==> flow/design.v <==
module ALU(
	input 			[15:0]	a,
	input 			[15:0]	b,
	input 			[3:0] 	opcode,
	output	reg 	[15:0]	out
);
always @(a, b, opcode) begin
	case (opcode)
		4'b0000: out <= b;			 
		4'b0001: out <= a + b;
		4'b0010: out <= a * b;
		4'b0011: out <= (b == 16'd0) ? 16'hFFFF : a / b;	 
		4'b0100: out <= a > b;
		4'b0101: out <= a == b;
		4'b0110: out <= a >> b;
		4'b0111: out <= a << b;
		4'b1000: out <= a - b;
		4'b1001: out <= a >>> b;	 
		4'b1010: out <= ~a;
		4'b1011: out <= a < b;		
		4'b1100: out <= a & b;		 
		4'b1101: out <= a | b;		 
		4'b1110: out <= a ^ b;		 
		4'b1111: out <= 16'd0;		 
		default: out <= 16'd0;
	endcase
end
endmodule 
module Mux_2(
	input 	 		select,
	input [15:0] 	a,
	input [15:0] 	b,
	output [15:0] 	out
);
assign out = select? b : a;
endmodule 
module Sign_ext_8(
	input 	[7:0] 	a,
	output 	[15:0] 	out
);
assign out = {{8{a[7]}}, a};
endmodule 
module Reg(
	input 						enable,
	input 						clk,
	input 						rst,
	input 			[15:0] 	D,
	output 	reg	[15:0] 	Q
);
always @(posedge clk) begin
	if (rst) Q <= 16'd0;
	else case (enable)
		1'b1:		Q <= D;
		1'b0:		Q <= Q;
		default: Q <= Q;
	endcase
end
endmodule 
module Register_file(
	input							clk,
	input							rst,
	input 						read_enable,
	input							write_enable,
	input 			[3:0]		reg1,
	input				[3:0]		reg2,
	input				[15:0] 	in_data,
	output	reg	[15:0]	out_data1,
	output	reg	[15:0]	out_data2
);
	reg [15:0]	enable;
	wire [15:0] r_out [0:15];
	Reg r0 (.enable(enable[0]), .clk(clk), .rst(rst), .D(in_data), .Q(r_out[0]));
	Reg r1 (.enable(enable[1]), .clk(clk), .rst(rst), .D(in_data), .Q(r_out[1]));
	Reg r2 (.enable(enable[2]), .clk(clk), .rst(rst), .D(in_data), .Q(r_out[2]));
	Reg r3 (.enable(enable[3]), .clk(clk), .rst(rst), .D(in_data), .Q(r_out[3]));
	Reg r4 (.enable(enable[4]), .clk(clk), .rst(rst), .D(in_data), .Q(r_out[4]));
	Reg r5 (.enable(enable[5]), .clk(clk), .rst(rst), .D(in_data), .Q(r_out[5]));
	Reg r6 (.enable(enable[6]), .clk(clk), .rst(rst), .D(in_data), .Q(r_out[6]));
	Reg r7 (.enable(enable[7]), .clk(clk), .rst(rst), .D(in_data), .Q(r_out[7]));
	Reg r8 (.enable(enable[8]), .clk(clk), .rst(rst), .D(in_data), .Q(r_out[8]));
	Reg r9 (.enable(enable[9]), .clk(clk), .rst(rst), .D(in_data), .Q(r_out[9]));
	Reg r10 (.enable(enable[10]), .clk(clk), .rst(rst), .D(in_data), .Q(r_out[10]));
	Reg r11 (.enable(enable[11]), .clk(clk), .rst(rst), .D(in_data), .Q(r_out[11]));
	Reg r12 (.enable(enable[12]), .clk(clk), .rst(rst), .D(in_data), .Q(r_out[12]));
	Reg r13 (.enable(enable[13]), .clk(clk), .rst(rst), .D(in_data), .Q(r_out[13]));
	Reg r14 (.enable(enable[14]), .clk(clk), .rst(rst), .D(in_data), .Q(r_out[14]));
	Reg r15 (.enable(enable[15]), .clk(clk), .rst(rst), .D(in_data), .Q(r_out[15]));
always @(*) begin
	case (read_enable)
		1'b1:	begin
			out_data1 = r_out[reg1];
			out_data2 = r_out[reg2];
		end
		default: begin
			out_data1 = 16'd0;
			out_data2 = 16'd0;
		end
	endcase
	case (write_enable)
		1'b1: enable = 16'd1 << reg1;
		default: enable = 16'd0;
	endcase
end
endmodule
module PC_counter(
	input 						replace,		 
	input 						increment,	 
	input 						add,			 
	input 						clk,
	input 						rst,
	input 			[15:0] 	D,
	output 	reg	[15:0] 	Q
);
always @(posedge clk) begin
	if (rst) begin
		Q <= 16'd0;
	end else if (replace) begin
		Q <= D;
	end else if (increment) begin
		Q <= Q + 1'b1;
	end else if (add) begin
		Q <= Q + D;
	end
end
endmodule 
module tick_FSM(
	input					clk,
	input					rst,
	output reg	[4:0]	tick
);
always @(posedge clk) begin
	if (rst) tick <= 5'b10000;
	else case (tick)
		5'b10000: 	tick <= 5'b01000;		 
		5'b01000: 	tick <= 5'b00100;		 
		5'b00100: 	tick <= 5'b00010;		 
		5'b00010: 	tick <= 5'b00001;		 
		5'b00001: 	tick <= 5'b10000;		 
		default: 	tick <= 5'b10000;
	endcase
end
endmodule 
module Control_unit(
	input 						clk,
	input 						rst,
	input							enable,
	input 			[15:0] 	instruction,
	input				[4:0]		tick,
	input 			[15:0]	alu_out,
	output			[3:0]		Reg_a,
	output			[3:0] 	Reg_b,
	output 			[7:0] 	Sign_ext_in,
	output	reg				Reg_r_enable,
	output	reg				Reg_w_enable,
	output 	reg				ALU_mux,				 
	output	reg				Sign_mux,			 
	output 	reg				write_data_mux,
	output 	reg				disp_enable,
	output 	reg	[2:0] 	PC_enables,
	output	reg	[3:0] 	ALU_op
);
assign Reg_a = instruction[11:8];
assign Reg_b = instruction[7:4];
assign Sign_ext_in = instruction[7:0];
reg				Reg_r_enable_q, Reg_w_enable_q, ALU_mux_q, Sign_mux_q, write_data_mux_q, disp_enable_q;
reg		[2:0]	PC_enables_q;
reg		[3:0]	ALU_op_q;
always @(posedge clk) begin
	if (rst) begin
		Reg_r_enable_q <= 1'b0;
		Reg_w_enable_q <= 1'b0;
		ALU_mux_q <= 1'b0;
		Sign_mux_q <= 1'b0;
		write_data_mux_q <= 1'b0;
		disp_enable_q <= 1'b0;
		PC_enables_q <= 3'b0;
		ALU_op_q <= 4'b0;
	end else begin
		Reg_r_enable_q <= Reg_r_enable;
		Reg_w_enable_q <= Reg_w_enable;
		ALU_mux_q <= ALU_mux;
		Sign_mux_q <= Sign_mux;
		write_data_mux_q <= write_data_mux;
		disp_enable_q <= disp_enable;
		PC_enables_q <= PC_enables;
		ALU_op_q <= ALU_op;
	end
end
always @(*) begin
	Reg_r_enable = Reg_r_enable_q;
	Reg_w_enable = Reg_w_enable_q;
	ALU_mux = ALU_mux_q;
	Sign_mux = Sign_mux_q;
	write_data_mux = write_data_mux_q;
	disp_enable = disp_enable_q;
	PC_enables = PC_enables_q;
	ALU_op = ALU_op_q;
	case (enable)
		1'b1: begin
			case (tick)
				5'b10000: begin
					Reg_w_enable = 1'b0;
					disp_enable = 1'b0;
					case (instruction[15:12])
						4'b0000: begin
						end
						4'b1111: begin
						end
						default: begin
						end
					endcase
				end
				5'b01000: begin
					Sign_mux = 1'b1;
					case (instruction[15:12])
						4'b0000: begin
							Reg_r_enable = 1'b1;
						end
						4'b1111: begin
						end
						default: begin
							Reg_r_enable = 1'b1;
						end
					endcase
				end
				5'b00100: begin
					Reg_r_enable = 1'b0;
					case (instruction[15:12])
						4'b0000: begin
							ALU_mux = 1'b0;					 
							ALU_op = instruction[3:0];		 
						end
						4'b1111: begin
						end
						default: begin
							ALU_mux = 1'b1;		 
							case (instruction[15:12])
								4'b0001: ALU_op = 4'b0001;	 
								4'b0010: ALU_op = 4'b0000;	 
								4'b0011: ALU_op = 4'b1100;	 
								4'b0100: ALU_op = 4'b1101;	 
								4'b0101: ALU_op = 4'b1110;	 
								4'b0110: ALU_op = 4'b0111;	 
								4'b0111: ALU_op = 4'b0110;	 
								4'b1000: ALU_op = 4'b1001;	 
								4'b1001: ALU_op = 4'b1010;	 
								4'b1010: begin 					 
									Sign_mux = 1'b0;
									ALU_op = 4'b0101;
								end
								4'b1011: begin						 
									Sign_mux = 1'b0;
									ALU_op = 4'b0100;	
								end
								4'b1100: begin						 
									Sign_mux = 1'b0;
									ALU_op = 4'b1011;	
								end
								4'b1101: ;	 
								4'b1110: ;	 
								default: ALU_op = 4'b0000;
							endcase
						end
					endcase
				end
				5'b00010: begin
					case (instruction[15:12])
						4'b0000: begin
						end
						4'b1111: begin
						end
						default: begin
						end
					endcase
				end
				5'b00001: begin
					case (instruction[15:12])
						4'b0000: begin
							write_data_mux = 1'b0;
							Reg_w_enable = 1'b1;
							PC_enables = 3'b010;
						end
						4'b1111: begin
						end
						default: begin
							case (instruction[15:12])
								4'b1001: disp_enable = 1'b1;	 
								4'b1010: begin 					 
									PC_enables = alu_out[0]? 3'b100 : 3'b010;
								end
								4'b1011: begin						 
									PC_enables = alu_out[0]? 3'b100 : 3'b010;
								end
								4'b1100: begin						 
									PC_enables = alu_out[0]? 3'b100 : 3'b010;
								end
								4'b1101: ;	 
								4'b1110: ;	 
								default: begin
									write_data_mux = 1'b0;
									Reg_w_enable = 1'b1;
									PC_enables = 3'b010;
								end
							endcase
						end
					endcase
				end
				default: begin	 
				end
			endcase
		end
		default: begin
			Reg_r_enable = 1'b0;
			Reg_w_enable = 1'b0;
			ALU_op = 4'b0;
		end
	endcase
end
endmodule 
module RISC_16(
	output	[15:0]		t_alu_in1, 
	output	[15:0]		t_alu_in2,
	output	[15:0]		t_alu_out,
	input 				clk,
	input 				rst,			 
	input 				enable,
	input 	[15:0] 	instruction,
	output 	[4:0] 	tick_out,
	output 	[15:0] 	display
);
assign 	t_alu_in1 = alu_in1; 
assign	t_alu_in2 = alu_in2;
assign 	t_alu_out = alu_out;
wire 	[15:0] 	alu_out;
wire 	[3:0]		reg_a, reg_b;
wire 	[3:0] 	alu_op;
wire	[2:0]		pc_enables;
wire 				reg_r_enable, reg_w_enable, alu_mux, w_data_mux, sign_mux, disp_enable; 
wire 	[15:0] 	alu_in1, alu_in2, reg_in1, reg_in2, reg_out2, reg_data_in, sign_out, sign_mux_out, pc_out;
wire 	[7:0] 	sign_in;
wire	[4:0]		tick;
assign tick_out = tick;
Control_unit C0 (
	.clk(clk),
	.rst(rst),
	.enable(enable),
	.instruction(instruction),
	.tick(tick),
	.alu_out(alu_out),
	.Reg_a(reg_a),
	.Reg_b(reg_b),
	.Sign_ext_in(sign_in),
	.Reg_r_enable(reg_r_enable),
	.Reg_w_enable(reg_w_enable),
	.ALU_mux(alu_mux),
	.Sign_mux(sign_mux),
	.write_data_mux(w_data_mux),
	.disp_enable(disp_enable),
	.PC_enables(pc_enables),
	.ALU_op(alu_op)
);
Register_file R0 (
	.clk(clk),
	.rst(rst),
	.read_enable(reg_r_enable),
	.write_enable(reg_w_enable),
	.reg1(reg_a),
	.reg2(reg_b),
	.in_data(reg_data_in),
	.out_data1(alu_in1),
	.out_data2(reg_out2)
);
PC_counter PC(
	.replace(pc_enables[0]),
	.increment(pc_enables[1]),
	.add(pc_enables[2]),
	.clk(clk),
	.rst(rst),
	.D(sign_out),
	.Q(pc_out)
);
ALU Alu (
	.a(alu_in1),
	.b(alu_in2),
	.opcode(alu_op),
	.out(alu_out)
);
tick_FSM Tick (
	.clk(clk),
	.rst(rst),
	.tick(tick)
);
Mux_2 ALU_mux (
	.select(alu_mux),
	.a(reg_out2),
	.b(sign_mux_out),
	.out(alu_in2)
);
Mux_2 Write_data_mux (
	.select(w_data_mux),
	.a(alu_out),
	.b(alu_out),		 
	.out(reg_data_in)
);
Mux_2 Sign_ext_mux(
	.select(sign_mux),
	.a(16'd0),
	.b(sign_out),		
	.out(sign_mux_out)
);
Sign_ext_8 sign_x (
	.a(sign_in),
	.out(sign_out)
);
Reg disp_register(
	.enable(disp_enable),
	.clk(clk),
	.rst(rst),
	.D(~alu_out),
	.Q(display)			 
);
endmodule 
; ---- From RTL to reports: RISC_16
; Tool output for the design above before and after an edit, in the order of the flow.
; "orig" refers to lines of the RTL above, "edited" to lines of the edited file.
; "diff" is "edited" less "orig", of the values as shown.
; Operators: Yosys type, input widths -> output width; for muxes data width and select width s.
; A cell with -- has no value.
[design]
design = RISC_16
clock = clk
library = sky130hd
lib_corner = tt_025C_1v80

; ---- The edit
; The edit as a unified diff against the file above.
; A script made this edit. It changes what the design does and was not meant as an optimisation.
; begin of diff
@@ -413,10 +413,4 @@
 	.out(sign_out)
 );
-Reg disp_register(
-	.enable(disp_enable),
-	.clk(clk),
-	.rst(rst),
-	.D(~alu_out),
-	.Q(display)			 
-);
-endmodule 
+assign display = 0;
+endmodule 
; end of diff

; ---- Word-level counts
; Source: Yosys, flattened and elaborated. Widths are those after wreduce. Registers that Yosys merges into a memory's read port (data or address) are not register bits. Print and check cells do not count. Equal cells are merged and count once.
[word_totals]
columns = item, orig, edited, diff
row1 = regBits, 286, 269, -17
row2 = in_bits, 19, 19, 0
row3 = out_inout_bits, 69, 69, 0
row4 = elab_cells, 162, 154, -8
[op_classes]
columns = item, orig, edited, diff
row1 = addsub, 2, 2, 0
row2 = n_mul, 1, 1, 0
row3 = div_mod_pow, 1, 1, 0
row4 = compare, 2, 2, 0
row5 = eq_ne, 65, 65, 0
row6 = shift, 4, 4, 0
row7 = muxes, 49, 44, -5
row8 = logic, 5, 4, -1
row9 = reduce_logical, 9, 9, 0
[ops]
columns = operator, orig, edited, diff
row1 = $mux 1, 12, 9, -3
row2 = $mux 16, 23, 22, -1
row3 = $pmux 1 s2, 6, 5, -1
row4 = $not 16->16, 2, 1, -1
row5 = $eq 4x4->1 const B, 32, 32, 0
row6 = $eq 4x3->1 const B, 16, 16, 0
row7 = $eq 4x2->1 const B, 7, 7, 0
row8 = $eq 4x1->1 const B, 4, 4, 0
row9 = $logic_not 4->1, 4, 4, 0
row10 = $pmux 16 s16, 3, 3, 0
row11 = $mux 4, 2, 2, 0
row12 = $reduce_or 2->1, 2, 2, 0
row13 = $add 16x16->16, 1, 1, 0
row14 = $and 16x16->16, 1, 1, 0
row15 = $div 16x16->16, 1, 1, 0
row16 = $eq 16x16->1, 1, 1, 0
row17 = $eq 5x1->1 const B, 1, 1, 0
row18 = $eq 5x2->1 const B, 1, 1, 0
row19 = $eq 5x3->1 const B, 1, 1, 0
row20 = $eq 5x4->1 const B, 1, 1, 0
row21 = $eq 5x5->1 const B, 1, 1, 0
row22 = $gt 16x16->1, 1, 1, 0
row23 = $logic_not 16->1, 1, 1, 0
row24 = $lt 16x16->1, 1, 1, 0
row25 = $mul 16x16->16, 1, 1, 0
row26 = $or 16x16->16, 1, 1, 0
row27 = $pmux 4 s12, 1, 1, 0
row28 = $pmux 4 s2, 1, 1, 0
; Not every row of either side is listed.

; ---- Depth
; Yosys ltp: most cells in a row. Word level: on the elaborated netlist, between registers, memories and ports. Mapped: between sequential cells and ports; inverters and the memories' decode and read muxes count.
[logic_depth]
columns = item, orig, edited, diff
row1 = ltp_word, 13, 12, -1
row2 = abc_area, 0, 0, --
row3 = mapped_depth, 184, 175, -9
row4 = ltp_nobuf, 165, 158, -7

; ---- Synthesis result
; Yosys stat after the flow's synthesis: flattened, memories mapped to cells. It holds for the ABC_AREA given above (unset counts as 0); a run with the other value may have another netlist.
[synth_totals]
columns = item, orig, edited, diff
row1 = stdcells, 3917, 3643, -274
row2 = mapped_area_um2, 29762.3, 28446.0, -1316.3
row3 = seq_area_um2, 5725.5, 5385.2, -340.3
row4 = ffs, 286, 269, -17
row5 = buf_cells, 254, 265, 11
[by_type]
columns = type, orig, edited, diff
row1 = sky130_fd_sc_hd__nand2_1, 533, 319, -214
row2 = sky130_fd_sc_hd__a22o_1, 51, 205, 154
row3 = sky130_fd_sc_hd__nand3b_1, 102, 12, -90
row4 = sky130_fd_sc_hd__a21oi_1, 280, 199, -81
row5 = sky130_fd_sc_hd__nor3_1, 86, 127, 41
row6 = sky130_fd_sc_hd__mux2i_1, 69, 109, 40
row7 = sky130_fd_sc_hd__nand3_1, 63, 86, 23
row8 = sky130_fd_sc_hd__o21ai_0, 245, 226, -19
row9 = sky130_fd_sc_hd__nor2b_1, 63, 44, -19
row10 = sky130_fd_sc_hd__dfxtp_1, 286, 269, -17
row11 = sky130_fd_sc_hd__nand2b_1, 39, 55, 16
row12 = sky130_fd_sc_hd__a211oi_1, 42, 27, -15
row13 = sky130_fd_sc_hd__a221oi_1, 42, 28, -14
row14 = sky130_fd_sc_hd__nor2_1, 312, 299, -13
row15 = sky130_fd_sc_hd__buf_6, 17, 5, -12
row16 = sky130_fd_sc_hd__o22ai_1, 42, 31, -11
row17 = sky130_fd_sc_hd__a32o_1, 13, 23, 10
row18 = sky130_fd_sc_hd__a22oi_1, 51, 42, -9
; Not every row of either side is listed.
; The figures by module come from a second, unflattened synthesis with its own total; it is not the netlist above.
[hier_totals]
columns = item, orig, edited, diff
row1 = cells_unflattened, 3835, 3783, -52
row2 = hier_area_um2, 31416.4, 30895.9, -520.5
; Rows give one instance, submodules left out.
[by_module_orig]
columns = mod, n_inst, n_cells, area_um2, seq_area_um2
row1 = ALU, 1, 2046, 14443.9, 0.0
row2 = Reg, 17, 52, 580.6, 320.3
row3 = Register_file, 1, 654, 4849.7, 0.0
row4 = Control_unit, 1, 145, 1126.1, 260.2
row5 = Mux_2, 3, 18, 249.0, 0.0
row6 = tick_FSM, 1, 19, 196.4, 100.1
row7 = Sign_ext_8, 1, 16, 120.1, 0.0
row8 = RISC_16, 1, 17, 63.8, 0.0
[by_module_edited]
columns = mod, n_inst, n_cells, area_um2, seq_area_um2
row1 = ALU, 1, 2046, 14443.9, 0.0
row2 = Reg, 16, 52, 580.6, 320.3
row3 = Register_file, 1, 654, 4849.7, 0.0
row4 = Control_unit, 1, 145, 1126.1, 260.2
row5 = Mux_2, 3, 18, 249.0, 0.0
row6 = tick_FSM, 1, 19, 196.4, 100.1
row7 = RISC_16, 1, 17, 123.9, 0.0
row8 = Sign_ext_8, 1, 16, 120.1, 0.0

; ---- Worst setup path after synthesis
; Path of least setup slack by OpenSTA after synthesis, without wires, with an ideal clock, recovery checks aside; 20% of the period is set as input and as output delay. Where synthesis merged equal registers, the netlist keeps one of their names.
[synth_path]
columns = item, orig, edited, diff
row1 = path_kind, input -> output, input -> output, --
row2 = from, in instruction[5], in instruction[12], --
row3 = to, out t_alu_out[0], out t_alu_out[0], --
row4 = period_ns, 70.0, 70.0, 0.0
row5 = in_delay_ns, 14.000, 14.000, 0.000
row6 = out_delay_ns, 14.000, 14.000, 0.000
row7 = launch_ns, 14.000, 14.000, 0.000
row8 = arrival_ns, 46.247, 47.525, 1.278
row9 = required_ns, 56.000, 56.000, 0.000
row10 = path_slack_ns, 9.753, 8.475, -1.278
row11 = path_delay_ns, 32.247, 33.525, 1.278
row12 = path_stages, 173, 167, -6
row13 = n_path_buf, 18, 21, 3
row14 = period_less_setup_slack_ns, 60.247, 61.525, 1.278
; "path_delay_ns" = arrival - input delay + setup time.
; A path that ends at an output port has no setup time.
; "path_stages" counts driving pins, that of a launching flip-flop among them; a cell with two outputs on the path counts twice.
; "period_less_setup_slack_ns" is the clock period less the worst setup slack; recovery checks do not enter. This is arithmetic on one report: input and output delays are still those of the set period (20% each).
; Between the ends stands the longest chain of elaborated cells between them, by number of cells; it is not shown to be the way that was timed. Of several equally long chains one is given.
; Each line given opens the expression or statement behind the cell; cells for indexed reads and writes are added by Yosys, which also makes memories of some case tables.
[synth_between_orig]
path_cell_list = sky130_fd_sc_hd__buf_4 > sky130_fd_sc_hd__buf_6 > sky130_fd_sc_hd__buf_2 > sky130_fd_sc_hd__buf_6 > sky130_fd_sc_hd__mux2_2 > sky130_fd_sc_hd__a32o_1 > sky130_fd_sc_hd__a221o_1 > sky130_fd_sc_hd__a221o_1 > sky130_fd_sc_hd__a32o_1 > sky130_fd_sc_hd__inv_2 > sky130_fd_sc_hd__buf_4 > sky130_fd_sc_hd__buf_4 > sky130_fd_sc_hd__buf_4 > sky130_fd_sc_hd__clkbuf_1 > sky130_fd_sc_hd__ha_1 > sky130_fd_sc_hd__a41o_1 > sky130_fd_sc_hd__and2_1 > sky130_fd_sc_hd__ha_1 > [... 137 more ...] > sky130_fd_sc_hd__o31ai_1 > sky130_fd_sc_hd__clkbuf_1 > sky130_fd_sc_hd__nand2_1 > sky130_fd_sc_hd__o21ai_0 > sky130_fd_sc_hd__ha_1 > sky130_fd_sc_hd__a21boi_0 > sky130_fd_sc_hd__o21a_1 > sky130_fd_sc_hd__o21a_1 > sky130_fd_sc_hd__o21a_1 > sky130_fd_sc_hd__o21ai_0 > sky130_fd_sc_hd__a21oi_1 > sky130_fd_sc_hd__o31ai_1 > sky130_fd_sc_hd__a21boi_0 > sky130_fd_sc_hd__o2111ai_1 > sky130_fd_sc_hd__a31oi_1 > sky130_fd_sc_hd__nor3b_1 > sky130_fd_sc_hd__a21oi_2 > sky130_fd_sc_hd__buf_2
elab_chain_len = 7
cells_between = 36
cone_lines = 17
cone_classes = add/sub: 2; mul: 1; div: 1; compare: 2; eq/ne: 16; shift: 3; mux: 6; logic: 3; reduce/logical: 2
[synth_rtl_orig]
columns = item, line_no
row1 = from (decl), 327  ; input [15:0] instruction,
row2 = $eq 4x4->1, 92  ; out_data2 = r_out[reg2];
row3 = $pmux 16 s16, 92
row4 = $mux 16, 89  ; case (read_enable)
row5 = $mux 16, 35  ; assign out = select? b : a;
row6 = $div 16x16->16, 12  ; 4'b0011: out <= (b == 16'd0) ? 16'hFFFF : a / b;
row7 = $mux 16, 12
row8 = $pmux 16 s16, 8  ; case (opcode)
row9 = to (decl), 323  ; output [15:0] t_alu_out,
[synth_between_edited]
path_cell_list = sky130_fd_sc_hd__clkbuf_1 > sky130_fd_sc_hd__nor2_1 > sky130_fd_sc_hd__mux2_2 > sky130_fd_sc_hd__a41o_1 > sky130_fd_sc_hd__nor2_1 > sky130_fd_sc_hd__a32o_1 > sky130_fd_sc_hd__buf_2 > sky130_fd_sc_hd__buf_2 > sky130_fd_sc_hd__buf_1 > sky130_fd_sc_hd__clkbuf_1 > sky130_fd_sc_hd__buf_1 > sky130_fd_sc_hd__ha_1 > sky130_fd_sc_hd__nor3_1 > sky130_fd_sc_hd__nor2_1 > sky130_fd_sc_hd__ha_1 > sky130_fd_sc_hd__a21o_1 > sky130_fd_sc_hd__a21oi_1 > sky130_fd_sc_hd__o21a_1 > [... 131 more ...] > sky130_fd_sc_hd__a21o_1 > sky130_fd_sc_hd__clkbuf_1 > sky130_fd_sc_hd__mux2i_1 > sky130_fd_sc_hd__ha_1 > sky130_fd_sc_hd__a21boi_0 > sky130_fd_sc_hd__o21a_1 > sky130_fd_sc_hd__o21a_1 > sky130_fd_sc_hd__o21a_1 > sky130_fd_sc_hd__o21ai_0 > sky130_fd_sc_hd__a21oi_1 > sky130_fd_sc_hd__o31ai_1 > sky130_fd_sc_hd__a21boi_0 > sky130_fd_sc_hd__o2111ai_1 > sky130_fd_sc_hd__a31oi_1 > sky130_fd_sc_hd__a311o_1 > sky130_fd_sc_hd__a21oi_1 > sky130_fd_sc_hd__a22oi_1 > sky130_fd_sc_hd__buf_2
elab_chain_len = 11
cells_between = 69
cone_classes = add/sub: 2; mul: 1; div: 1; compare: 2; eq/ne: 30; shift: 3; mux: 20; logic: 4; reduce/logical: 6
[synth_rtl_edited]
columns = item, line_no
row1 = from (decl), 327  ; input [15:0] instruction,
row2 = $eq 4x4->1, 237  ; case (instruction[15:12])
row3 = $reduce_or 3->1, --
row4 = $mux 1, 237
row5 = $mux 1, 228  ; case (instruction[15:12])
row6 = $pmux 1 s2, 200  ; case (tick)
row7 = $mux 1, 198  ; case (enable)
row8 = $mux 16 x2, 35  ; assign out = select? b : a;
row9 = $div 16x16->16, 12  ; 4'b0011: out <= (b == 16'd0) ? 16'hFFFF : a / b;
row10 = $mux 16, 12
row11 = $pmux 16 s16, 8  ; case (opcode)
row12 = to (decl), 323  ; output [15:0] t_alu_out,
; Nets of the timed path that keep an RTL name, with a line that drives or declares them; the list need not be complete.
[synth_named_nets_edited]
columns = net, line_no
row1 = t_alu_in2[0], 35

; ---- Worst path after layout
; Path of least setup slack in the final report of the runs of pair A (OpenROAD, finished layout, wires in). Where an end is a register, its clock arrival counts in the times.
[layout_path]
columns = item, orig, edited, diff
row1 = path_kind, input -> output, input -> output, --
row2 = from, in instruction[7], in instruction[6], --
row3 = to, out t_alu_out[0], out t_alu_out[0], --
row4 = period_ns, 70.0, 70.0, 0.0
row5 = in_delay_ns, 14.00, 14.00, 0.00
row6 = out_delay_ns, 14.00, 14.00, 0.00
row7 = launch_ns, 14.00, 14.00, 0.00
row8 = arrival_ns, 53.00, 52.90, -0.10
row9 = required_ns, 56.00, 56.00, 0.00
row10 = path_slack_ns, 3.00, 3.10, 0.10
row11 = path_stages, 157, 154, -3
row12 = n_path_buf, 6, 7, 1
; Between the ends stands the longest chain of elaborated cells between them, by number of cells; it is not shown to be the way that was timed. Of several equally long chains one is given.
[layout_between_orig]
path_cell_list = sky130_fd_sc_hd__buf_2 > sky130_fd_sc_hd__nor2_1 > sky130_fd_sc_hd__nand2_1 > sky130_fd_sc_hd__o221ai_2 > sky130_fd_sc_hd__and2_2 > sky130_fd_sc_hd__buf_4 > sky130_fd_sc_hd__inv_2 > sky130_fd_sc_hd__nor4_4 > sky130_fd_sc_hd__nand4b_1 > sky130_fd_sc_hd__and2_1 > sky130_fd_sc_hd__ha_1 > sky130_fd_sc_hd__a21o_1 > sky130_fd_sc_hd__o211ai_1 > sky130_fd_sc_hd__or3_1 > sky130_fd_sc_hd__a31o_1 > sky130_fd_sc_hd__ha_1 > sky130_fd_sc_hd__o21ai_0 > sky130_fd_sc_hd__and2_1 > [... 121 more ...] > sky130_fd_sc_hd__and2_1 > sky130_fd_sc_hd__o31ai_4 > sky130_fd_sc_hd__o21ai_0 > sky130_fd_sc_hd__ha_1 > sky130_fd_sc_hd__a21boi_0 > sky130_fd_sc_hd__o21a_1 > sky130_fd_sc_hd__o21a_1 > sky130_fd_sc_hd__o21a_1 > sky130_fd_sc_hd__o21ai_0 > sky130_fd_sc_hd__a21oi_1 > sky130_fd_sc_hd__o31ai_1 > sky130_fd_sc_hd__a21boi_0 > sky130_fd_sc_hd__o2111ai_1 > sky130_fd_sc_hd__a31oi_1 > sky130_fd_sc_hd__nor3b_1 > sky130_fd_sc_hd__a21oi_2 > sky130_fd_sc_hd__buf_4 > sky130_fd_sc_hd__clkdlybuf4s50_1
elab_chain_len = 7
cells_between = 36
cone_lines = 17
cone_classes = add/sub: 2; mul: 1; div: 1; compare: 2; eq/ne: 16; shift: 3; mux: 6; logic: 3; reduce/logical: 2
[layout_rtl_orig]
columns = item, line_no
row1 = from (decl), 327  ; input [15:0] instruction,
row2 = $eq 4x4->1, 92  ; out_data2 = r_out[reg2];
row3 = $pmux 16 s16, 92
row4 = $mux 16, 89  ; case (read_enable)
row5 = $mux 16, 35  ; assign out = select? b : a;
row6 = $div 16x16->16, 12  ; 4'b0011: out <= (b == 16'd0) ? 16'hFFFF : a / b;
row7 = $mux 16, 12
row8 = $pmux 16 s16, 8  ; case (opcode)
row9 = to (decl), 323  ; output [15:0] t_alu_out,
[layout_between_edited]
path_cell_list = sky130_fd_sc_hd__buf_2 > sky130_fd_sc_hd__buf_4 > sky130_fd_sc_hd__nor2_1 > sky130_fd_sc_hd__buf_4 > sky130_fd_sc_hd__a31oi_1 > sky130_fd_sc_hd__o221ai_1 > sky130_fd_sc_hd__or4_1 > sky130_fd_sc_hd__a22o_1 > sky130_fd_sc_hd__or3_4 > sky130_fd_sc_hd__nor3_1 > sky130_fd_sc_hd__a31oi_1 > sky130_fd_sc_hd__nor2_1 > sky130_fd_sc_hd__ha_1 > sky130_fd_sc_hd__a21o_1 > sky130_fd_sc_hd__a21oi_1 > sky130_fd_sc_hd__o21a_1 > sky130_fd_sc_hd__a22oi_1 > sky130_fd_sc_hd__o41a_1 > [... 118 more ...] > sky130_fd_sc_hd__a21o_1 > sky130_fd_sc_hd__mux2i_1 > sky130_fd_sc_hd__ha_1 > sky130_fd_sc_hd__a21boi_0 > sky130_fd_sc_hd__o21a_1 > sky130_fd_sc_hd__o21a_1 > sky130_fd_sc_hd__o21a_1 > sky130_fd_sc_hd__o21ai_0 > sky130_fd_sc_hd__a21oi_1 > sky130_fd_sc_hd__o31ai_1 > sky130_fd_sc_hd__a21boi_0 > sky130_fd_sc_hd__o2111ai_1 > sky130_fd_sc_hd__a31oi_1 > sky130_fd_sc_hd__a311o_1 > sky130_fd_sc_hd__a21oi_1 > sky130_fd_sc_hd__a22oi_1 > sky130_fd_sc_hd__buf_4 > sky130_fd_sc_hd__clkdlybuf4s50_1
elab_chain_len = 7
cells_between = 36
cone_lines = 17
cone_classes = add/sub: 2; mul: 1; div: 1; compare: 2; eq/ne: 16; shift: 3; mux: 6; logic: 3; reduce/logical: 2
[layout_rtl_edited]
columns = item, line_no
row1 = from (decl), 327  ; input [15:0] instruction,
row2 = $eq 4x4->1, 92  ; out_data2 = r_out[reg2];
row3 = $pmux 16 s16, 92
row4 = $mux 16, 89  ; case (read_enable)
row5 = $mux 16, 35  ; assign out = select? b : a;
row6 = $div 16x16->16, 12  ; 4'b0011: out <= (b == 16'd0) ? 16'hFFFF : a / b;
row7 = $mux 16, 12
row8 = $pmux 16 s16, 8  ; case (opcode)
row9 = to (decl), 323  ; output [15:0] t_alu_out,

; ---- Flow runs
; Runs of the flow (Yosys, OpenROAD) on both versions; the two runs of a pair have the same settings. The constraints put input and output delay at 20% of the set period each and load the outputs with 0.01 pF.
[settings_pair_A]
CORE_UTILIZATION = 40
period_ns = 70.0
CAP_MARGIN = 20
CORE_MARGIN = 2
SLEW_MARGIN = 20
[measured_pair_A]
columns = item, orig, edited, diff
row1 = synth_chip_area_um2, 29762.3, 28446.0, -1316.3
row2 = die_footprint_um2, 76604.4, 73265.0, -3339.4
row3 = final_stdcell_area_um2, 32765.2, 31310.0, -1455.2
row4 = utilization_pct, 44.2, 44.6, 0.4
row5 = timing.setup.ws_ns, 3.002, 3.099, 0.097
row6 = setup_tns_ns, 0.000, 0.000, 0.000
row7 = timing.hold.ws_ns, 0.474, 0.484, 0.010
row8 = period_reached_ns, 66.998, 66.901, -0.097
[settings_pair_B]
CORE_UTILIZATION = 25
CTS_CLUSTER_DIAMETER = 271
CTS_CLUSTER_SIZE = 78
GPL_ROUTABILITY_DRIVEN = 0
GPL_TIMING_DRIVEN = 0
HOLD_SLACK_MARGIN = 0.19
MAX_ROUTING_LAYER = met5
PLACE_DENSITY_LB_ADDON = 0.22
SLEW_MARGIN = 20
period_ns = 79.5
CAP_MARGIN = 20
CORE_MARGIN = 2
[measured_pair_B]
columns = item, orig, edited, diff
row1 = synth_chip_area_um2, 29762.3, 28446.0, -1316.3
row2 = die_footprint_um2, 121825.0, 116499.0, -5326.0
row3 = final_stdcell_area_um2, 33163.1, 31684.1, -1479.0
row4 = utilization_pct, 28.1, 28.1, 0.0
row5 = timing.setup.ws_ns, 3.739, 2.633, -1.106
row6 = setup_tns_ns, 0.000, 0.000, 0.000
row7 = timing.hold.ws_ns, 0.499, 0.508, 0.009
row8 = period_reached_ns, 75.761, 76.867, 1.106
; By "period_reached_ns" is meant the clock period of the run minus its worst setup slack. This is arithmetic on one report: input and output delays are still those of the set period (20% each).
